==> flow/design.v <==
`timescale 1ns / 1ps
module axilite(
    input clk, reset, trigger, ARREADY, RVALID, AWREADY, WREADY, BVALID,
    input[4:0] length,
    input[31:0] source_address, destination_address, RDATA,
    output reg done, ARVALID, RREADY, AWVALID, WVALID, BREADY,
    output reg[31:0] ARADDR, AWADDR, WDATA,
    output reg[4:0] r_count, w_count);
    parameter READ_NONE=3'b000,
              READ_ADDR=3'b001,
              READ_DATA=3'b010,
              READ_STORE=3'b011,
              READ_DONE=3'b100;
    parameter WRITE_NONE=3'b000,          
              WRITE_ADDR=3'b001,
              WRITE_DATA=3'b010,
              WRITE_VALID=3'b011,
              WRITE_DONE=3'b100;
    reg [2:0] r_state, w_state;
    reg fifo_rd;
    reg aw_sent, w_sent;
    wire fifo_wr;
    wire fifo_full, fifo_empty;
    wire [31:0] fifo_data;
    wire start;
    wire [4:0] words;
    assign start = trigger && (w_state==WRITE_NONE);
    assign words = {2'b00, length[4:2]};
    assign fifo_wr = (r_state==READ_DATA) && RREADY && RVALID;
    FIFO fifom(.clk(clk), .reset(reset), .FIFO_RD(fifo_rd), .FIFO_WR(fifo_wr), .RDATA(RDATA), .FIFO_EMPTY(fifo_empty), .FIFO_FULL(fifo_full),
                .DATA_OUT(fifo_data));
    always @(posedge clk) begin
        if(reset) begin
            r_state<= READ_NONE;
            ARVALID<=0;
            RREADY<=0;
            r_count<= 0;
         end
         else begin
            case(r_state)
            READ_NONE: begin
                       if(start) begin
                        ARADDR<= source_address;
                        r_count<= words;
                        if(words!=0) begin
                         ARVALID<=1;
                         r_state<= READ_ADDR; end
                        end
                       end
            READ_ADDR: begin
                       if(ARREADY) begin
                       ARVALID<=0;
                       RREADY<=!fifo_full;
                       r_state<= READ_DATA; end
                       end 
            READ_DATA: begin
                       if(!RREADY)
                        RREADY<=!fifo_full;
                       else if(RVALID) begin
                        RREADY<=0;
                        r_count<=r_count-1;
                        r_state<= READ_STORE; end
                       end 
            READ_STORE: begin
                         r_state<=READ_DONE;
                        end
            READ_DONE: begin
                       if(r_count==0)
                        r_state<=READ_NONE;
                       else begin
                        ARADDR<=ARADDR+4; 
                        ARVALID<=1;
                        r_state<=READ_ADDR; end
                       end
            default:   r_state<=READ_NONE;
            endcase
        end
   end 
   always @(posedge clk) begin
           if(reset) begin
            w_state<= WRITE_NONE;
            AWVALID<=0;
            WVALID<=0;
            BREADY<=0;
            fifo_rd<=0;
            aw_sent<=0;
            w_sent<=0;
            done<=0;
            w_count<= 0;
           end
           else begin 
            fifo_rd<=0;
            case(w_state)
            WRITE_NONE: begin
                         if(start) begin
                          AWADDR<=destination_address;
                          w_count<=words;
                          done<=(words==0);
                          if(words!=0)
                           w_state<=WRITE_ADDR;
                          end
                         end
            WRITE_ADDR: begin
                         if(!fifo_empty) begin 
                          fifo_rd<=1; 
                          w_state<=WRITE_VALID; end
                         end
            WRITE_VALID: begin
                         if(!fifo_rd) begin
                          WDATA<=fifo_data;
                          AWVALID<=1;
                          WVALID<=1;
                          aw_sent<=0;
                          w_sent<=0;
                          w_state<=WRITE_DATA; end
                         end
            WRITE_DATA: begin
                         if(AWREADY && AWVALID) begin
                          AWVALID<=0;
                          aw_sent<=1;
                         end
                         if(WREADY && WVALID) begin
                          WVALID<=0;
                          w_sent<=1;
                         end
                         if((aw_sent || (AWREADY && AWVALID)) && (w_sent || (WREADY && WVALID))) begin
                          BREADY<=1;
                          w_state<=WRITE_DONE; end
                        end
            WRITE_DONE: begin
                         if(BVALID) begin
                          BREADY<=0;
                          w_count<=w_count-1;
                          if(w_count==1) begin
                           done<=1;
                           w_state<=WRITE_NONE; end
                          else begin
                           AWADDR<=AWADDR+4;
                           w_state<=WRITE_ADDR; end
                          end
                        end
            default:    w_state<=WRITE_NONE;
            endcase
      end
     end
endmodule
module FIFO(
    input clk, reset, FIFO_RD, FIFO_WR,
    input [31:0] RDATA,
    output FIFO_EMPTY, FIFO_FULL,
    output reg[31:0] DATA_OUT);
    reg[4:0] fifo_depth;
    reg[31:0] fifo_mem[0:15];
    reg[3:0] n,m;
    integer i;
    assign FIFO_EMPTY = (fifo_depth==0);
    assign FIFO_FULL = (fifo_depth==16);
    always @(posedge clk) begin
    if(reset) begin
                n<=0;
                m<=0;
                fifo_depth<=0;
                DATA_OUT<=0;
                for (i=0; i<16; i=i+1) begin
                fifo_mem[i]<=0; 
                end
               end
    else begin
            if(!FIFO_FULL && FIFO_WR)
                begin
                    fifo_mem[n]<=RDATA;
                    n<=(n==15)? 0:n+1;
                end
            if( !FIFO_EMPTY && FIFO_RD )
                begin
                    DATA_OUT<=fifo_mem[m];
                    m<=(m==15)? 0:m+1;
                end
            fifo_depth<=fifo_depth+(!FIFO_FULL && FIFO_WR)-(!FIFO_EMPTY && FIFO_RD);
          end
     end 
endmodule
### Reports on axilite

The steps from the RTL of axilite to its reports follow in flow order.
Lines are those of the file above, counted from 1.
A cell with - has no value.

| set-up | value |
|---|---|
| top module | axilite |
| clock | clk |
| standard-cell library | sky130hd |
| library corner | tt_025C_1v80 |

### Word-level counts

Counts by Yosys on the flattened word-level netlist (proc, flatten, opt, wreduce; memories kept). Register bits leave out memories and registers merged into their read ports (data or address). Print and check cells are left out.
Memory sizes are those after Yosys's memory passes, which may raise the word count (mostly to a power of two), join words into wider ones and drop unused or constant bits.

| word-level totals | value |
|---|---|
| cells after elaboration | 162 |
| output and inout bits | 112 |
| input bits | 109 |
| register bits | 134 |
| memory bits (writable) | 512 |
| memories | 1 |

| operators by class | value |
|---|---|
| add/sub/neg operators | 8 |
| mux-type cells | 62 |
| bitwise operators | 3 |
| reductions and logical operators | 41 |
| equality and inequality tests | 28 |

Memory list:

| name | words | bits a word | line | source |
|---|---|---|---|---|
| fifom.fifo_mem | 16 | 32 | 153 | `reg[31:0] fifo_mem[0:15];` |

Operator list:

| operator | count |
|---|---|
| 2-to-1 mux 32 bit | 7 |
| case mux 32 bit (select 2 bit) | 2 |
| adder 32 x 3 -> 32 bit (second input constant) | 2 |
| inequality test 2 bit (second input constant) | 16 |
| case mux 3 bit (select 5 bit) | 2 |
| 2-to-1 mux 3 bit | 9 |
| 2-to-1 mux 1 bit | 24 |
| case mux 5 bit (select 2 bit) | 2 |
| 2-to-1 mux 5 bit | 4 |
| 2-to-1 mux 4 bit | 4 |
| AND reduction 3 bit | 5 |
| zero test 5 bit | 3 |
| AND reduction 5 bit | 3 |
| case mux 1 bit (select 2 bit) | 7 |
| nonzero test 2 bit | 6 |
| == test 3 x 2 -> 1 bit (second input constant) | 4 |
| AND reduction 4 bit | 3 |
| logical AND 1 bit | 10 |
| subtractor 5 x 1 -> 5 bit (second input constant) | 2 |
| adder 4 x 1 -> 4 bit (second input constant) | 2 |
| == test 4 bit (second input constant) | 2 |
| == test 3 x 1 -> 1 bit (second input constant) | 2 |
| == test 3 bit (second input constant) | 2 |
| zero test 3 bit | 2 |
| AND reduction 6 bit | 1 |
| adder 5 x 1 -> 5 bit | 1 |
| subtractor 5 x 1 -> 5 bit | 1 |
| == test 5 x 1 -> 1 bit (second input constant) | 1 |

Not listed: further kinds 9, cells in them 13.

### Logic depth

Depth = most cells in a row (Yosys ltp): at word level without a register or memory, in the mapped netlist without a sequential cell, where the memories' decode and read muxes count.

| depth | value |
|---|---|
| depth in word-level cells | 6 |
| ABC_AREA | 0 |
| depth in mapped cells | 14 |
| mapped depth without buffers | 12 |

### Netlist

Source: synth_stat.txt of the flow (Yosys; design flattened, memories mapped). It holds for the ABC_AREA given above (unset counts as 0); a run with the other value may have another netlist.

| synthesis totals | value |
|---|---|
| sequential area | 19,738.9 µm² |
| mapped cells | 2,373 |
| buffers | 181 |
| chip area (Yosys) | 30,927.2 µm² |
| flip-flops | 682 |

Cell types:

| type | count | area in all (µm²) |
|---|---|---|
| sky130_fd_sc_hd__edfxtp_1 | 608 | 1.83E+04 |
| sky130_fd_sc_hd__and2_1 | 517 | 3.23E+03 |
| sky130_fd_sc_hd__mux2i_1 | 194 | 1.94E+03 |
| sky130_fd_sc_hd__dfxtp_1 | 74 | 1.48E+03 |
| sky130_fd_sc_hd__mux4_2 | 32 | 720.691 |
| sky130_fd_sc_hd__clkbuf_1 | 148 | 555.533 |
| sky130_fd_sc_hd__o21ai_0 | 100 | 500.48 |
| sky130_fd_sc_hd__nor2_1 | 122 | 457.939 |
| sky130_fd_sc_hd__o22ai_1 | 66 | 412.896 |
| sky130_fd_sc_hd__a31oi_1 | 63 | 394.128 |
| sky130_fd_sc_hd__a221oi_1 | 34 | 297.786 |
| sky130_fd_sc_hd__a21oi_1 | 53 | 265.254 |
| sky130_fd_sc_hd__ha_1 | 17 | 212.704 |
| sky130_fd_sc_hd__xnor2_1 | 18 | 157.651 |
| sky130_fd_sc_hd__nand2_1 | 40 | 150.144 |
| sky130_fd_sc_hd__nand3_1 | 30 | 150.144 |
| sky130_fd_sc_hd__xor2_1 | 16 | 140.134 |
| sky130_fd_sc_hd__or3_1 | 20 | 125.12 |

Not listed: further types 49, cells in them 221.
By module: a second synthesis without flattening, with its own total; a netlist apart from the flattened one above.

| second synthesis, totals | value |
|---|---|
| cell total of the unflattened synthesis | 2,320 |
| area (unflattened synthesis) | 31,157.4 µm² |

Each row is one instance without its submodules.

By module:

| module | area (µm²) | cells | sequential area (µm²) | times used |
|---|---|---|---|---|
| FIFO | 24,932.7 | 1,714 | 16,275.6 | 1 |
| axilite | 6,224.7 | 606 | 3,463.3 | 1 |

### Timing after synthesis

Path of least setup slack by OpenSTA after synthesis, without wires, with an ideal clock, recovery checks aside; 20% of the period is set as input and as output delay. Where synthesis merged equal registers, the netlist keeps one of their names.

| path post-synthesis | value |
|---|---|
| path type | input to register |
| from | in reset |
| to | mem fifom.fifo_mem[10][0] |
| delay of the path | 3.496 ns |
| arrival time | 3.830 ns |
| time at the first pin | 0.800 ns |
| clock period | 4.0 ns |
| path buffers | 2 |
| setup time | 0.466 ns |
| required time | 3.534 ns |
| input delay | 0.800 ns |
| setup slack | -0.296 ns |
| stages on the path | 5 |
| synthesis period reached | 4.296 ns |

"delay of the path" = arrival - input delay + setup time.
"stages on the path" counts driving pins, that of a launching flip-flop among them; a cell with two outputs on the path counts twice.
"synthesis period reached" is the clock period less the worst setup slack; recovery checks do not enter. This is arithmetic on one report: input and output delays are still those of the set period (20% each).
The rows between start and end are the longest chain of elaborated cells between them; the timing report does not say that the signal goes this way. Where chains are equally long, one stands for them.
Each line given opens the expression or statement behind the cell; cells for indexed reads and writes are added by Yosys, which also makes memories of some case tables.
Only ways into the end's enable, where the timed path ends, are counted here.

| on the way, post-synthesis | value |
|---|---|
| cells stage by stage | sky130_fd_sc_hd__clkbuf_1 -> sky130_fd_sc_hd__and4b_1 -> sky130_fd_sc_hd__buf_2 -> sky130_fd_sc_hd__nand3_1 -> sky130_fd_sc_hd__o21ai_0 |
| cells in the longest elaborated chain | 1 |
| elaborated cells on any way between the ends | 3 |
| RTL lines with such cells | 1 |
| those cells by class | 3 x mux |

RTL lines, path post-synthesis:

| item | line | source |
|---|---|---|
| from (decl) | 3 | `input clk, reset, trigger, ARREADY, RVALID, AWREADY, WREADY, BVALID,` |
| 2-to-1 mux 4 bit | 159 | `if(reset) begin` |
| to (decl) | 153 | `reg[31:0] fifo_mem[0:15];` |

### Path in the finished layout

Path of least setup slack in the final report of record 1 (OpenROAD, finished layout, wires in). Where an end is a register, its clock arrival counts in the times.

| path post-layout | value |
|---|---|
| path type | register to register |
| from | reg fifom.fifo_depth[2] |
| to | reg fifom.fifo_depth[4] |
| arrival time | 3.34 ns |
| setup slack | 0.16 ns |
| path buffers | 0 |
| stages on the path | 13 |
| clock period | 2.85 ns |
| time at the first pin | 0.68 ns |
| required time | 3.50 ns |
| setup time | 0.03 ns |

The rows between start and end are the longest chain of elaborated cells between them; the timing report does not say that the signal goes this way. Where chains are equally long, one stands for them.

| on the way, post-layout | value |
|---|---|
| cells stage by stage | sky130_fd_sc_hd__dfxtp_2 -> sky130_fd_sc_hd__inv_2 -> sky130_fd_sc_hd__ha_4 -> sky130_fd_sc_hd__or4b_4 -> sky130_fd_sc_hd__and2_4 -> sky130_fd_sc_hd__ha_4 -> sky130_fd_sc_hd__inv_2 -> sky130_fd_sc_hd__ha_4 -> sky130_fd_sc_hd__fa_2 -> sky130_fd_sc_hd__a21oi_2 -> sky130_fd_sc_hd__nor2_1 -> sky130_fd_sc_hd__or3_1 -> sky130_fd_sc_hd__a21oi_1 |
| cells in the longest elaborated chain | 5 |
| elaborated cells on any way between the ends | 8 |
| those cells by class | 2 x add/sub; 1 x eq/ne; 5 x reduce/logical |

RTL lines, path post-layout:

| item | line | source |
|---|---|---|
| from (decl) | 152 | `reg[4:0] fifo_depth;` |
| from (assign) | 162 | `fifo_depth<=0;` |
| from (assign) | 179 | `fifo_depth<=fifo_depth+(!FIFO_FULL && FIFO_WR)-(!FIFO_EMPTY && FIFO_RD);` |
| == test 5 bit | 157 | `assign FIFO_FULL = (fifo_depth==16);` |
| zero test 1 bit | 179 |  |
| logical AND 1 bit | 179 |  |
| adder 5 x 1 -> 5 bit | 179 |  |
| subtractor 5 x 1 -> 5 bit | 179 |  |
| to (assign) | 162 |  |
| to (assign) | 179 |  |
| to (decl) | 152 |  |

==> runs of axilite <==
3 stored runs of axilite in the flow (synthesis by Yosys, layout by OpenROAD, sky130hd cells), in arbitrary order. Constraints: input delay and output delay 20% of the set period each, output load 0.01 pF.
"clock period achieved" means the clock period less the worst setup slack. The figure is calculated, with input and output delays left at 20% of the set period.
By "total power after layout" is meant OpenSTA's value without simulated activity: inputs other than the clock are taken to toggle once in ten clock periods, and the tool carries that through the logic.

#### Record 1

| setting | value |
|---|---|
| CAP_MARGIN | `5` |
| CELL_PAD_IN_SITES_DETAIL_PLACEMENT | `1` |
| CORE_MARGIN | `4` |
| CORE_UTILIZATION | `19` |
| CTS_CLUSTER_DIAMETER | `273` |
| CTS_CLUSTER_SIZE | `65` |
| GPL_ROUTABILITY_DRIVEN | `0` |
| MIN_ROUTING_LAYER | `met2` |
| SETUP_SLACK_MARGIN | `0.45` |
| period_ns | `2.85` |
| SLEW_MARGIN | `20` |

| result | value |
|---|---|
| die area | 169,295.0 µm² |
| setup total negative slack | 0.000 ns |
| synthesized cell area | 30,927.2 µm² |
| post-route utilization | 23.4 % |
| total power after layout | 16,614 µW |
| standard-cell area after routing | 37,781.2 µm² |
| lowest setup slack | 0.158 ns |
| clock period achieved | 2.692 ns |
| worst-case hold slack | 0.151 ns |

#### Record 2

| setting | value |
|---|---|
| CAP_MARGIN | `0` |
| CELL_PAD_IN_SITES_DETAIL_PLACEMENT | `1` |
| CELL_PAD_IN_SITES_GLOBAL_PLACEMENT | `2` |
| CORE_UTILIZATION | `21` |
| GPL_ROUTABILITY_DRIVEN | `0` |
| MIN_ROUTING_LAYER | `met2` |
| SLEW_MARGIN | `40` |
| period_ns | `2.05` |
| CORE_MARGIN | `2` |

| result | value |
|---|---|
| die area | 150,358.0 µm² |
| setup total negative slack | -7.591 ns |
| synthesized cell area | 30,927.2 µm² |
| post-route utilization | 29.2 % |
| total power after layout | 33,102 µW |
| standard-cell area after routing | 42,573.3 µm² |
| lowest setup slack | -0.611 ns |
| clock period achieved | 2.661 ns |
| worst-case hold slack | 0.244 ns |

#### Record 3

| setting | value |
|---|---|
| CORE_UTILIZATION | `40` |
| SETUP_SLACK_MARGIN | `0.4` |
| period_ns | `3.12` |
| CAP_MARGIN | `20` |
| CORE_MARGIN | `2` |
| SLEW_MARGIN | `20` |

| result | value |
|---|---|
| die area | 79,557.8 µm² |
| setup total negative slack | 0.000 ns |
| synthesized cell area | 30,927.2 µm² |
| post-route utilization | 49.4 % |
| total power after layout | 20,543 µW |
| standard-cell area after routing | 37,606.1 µm² |
| lowest setup slack | 0.449 ns |
| clock period achieved | 2.671 ns |
| worst-case hold slack | 0.423 ns |
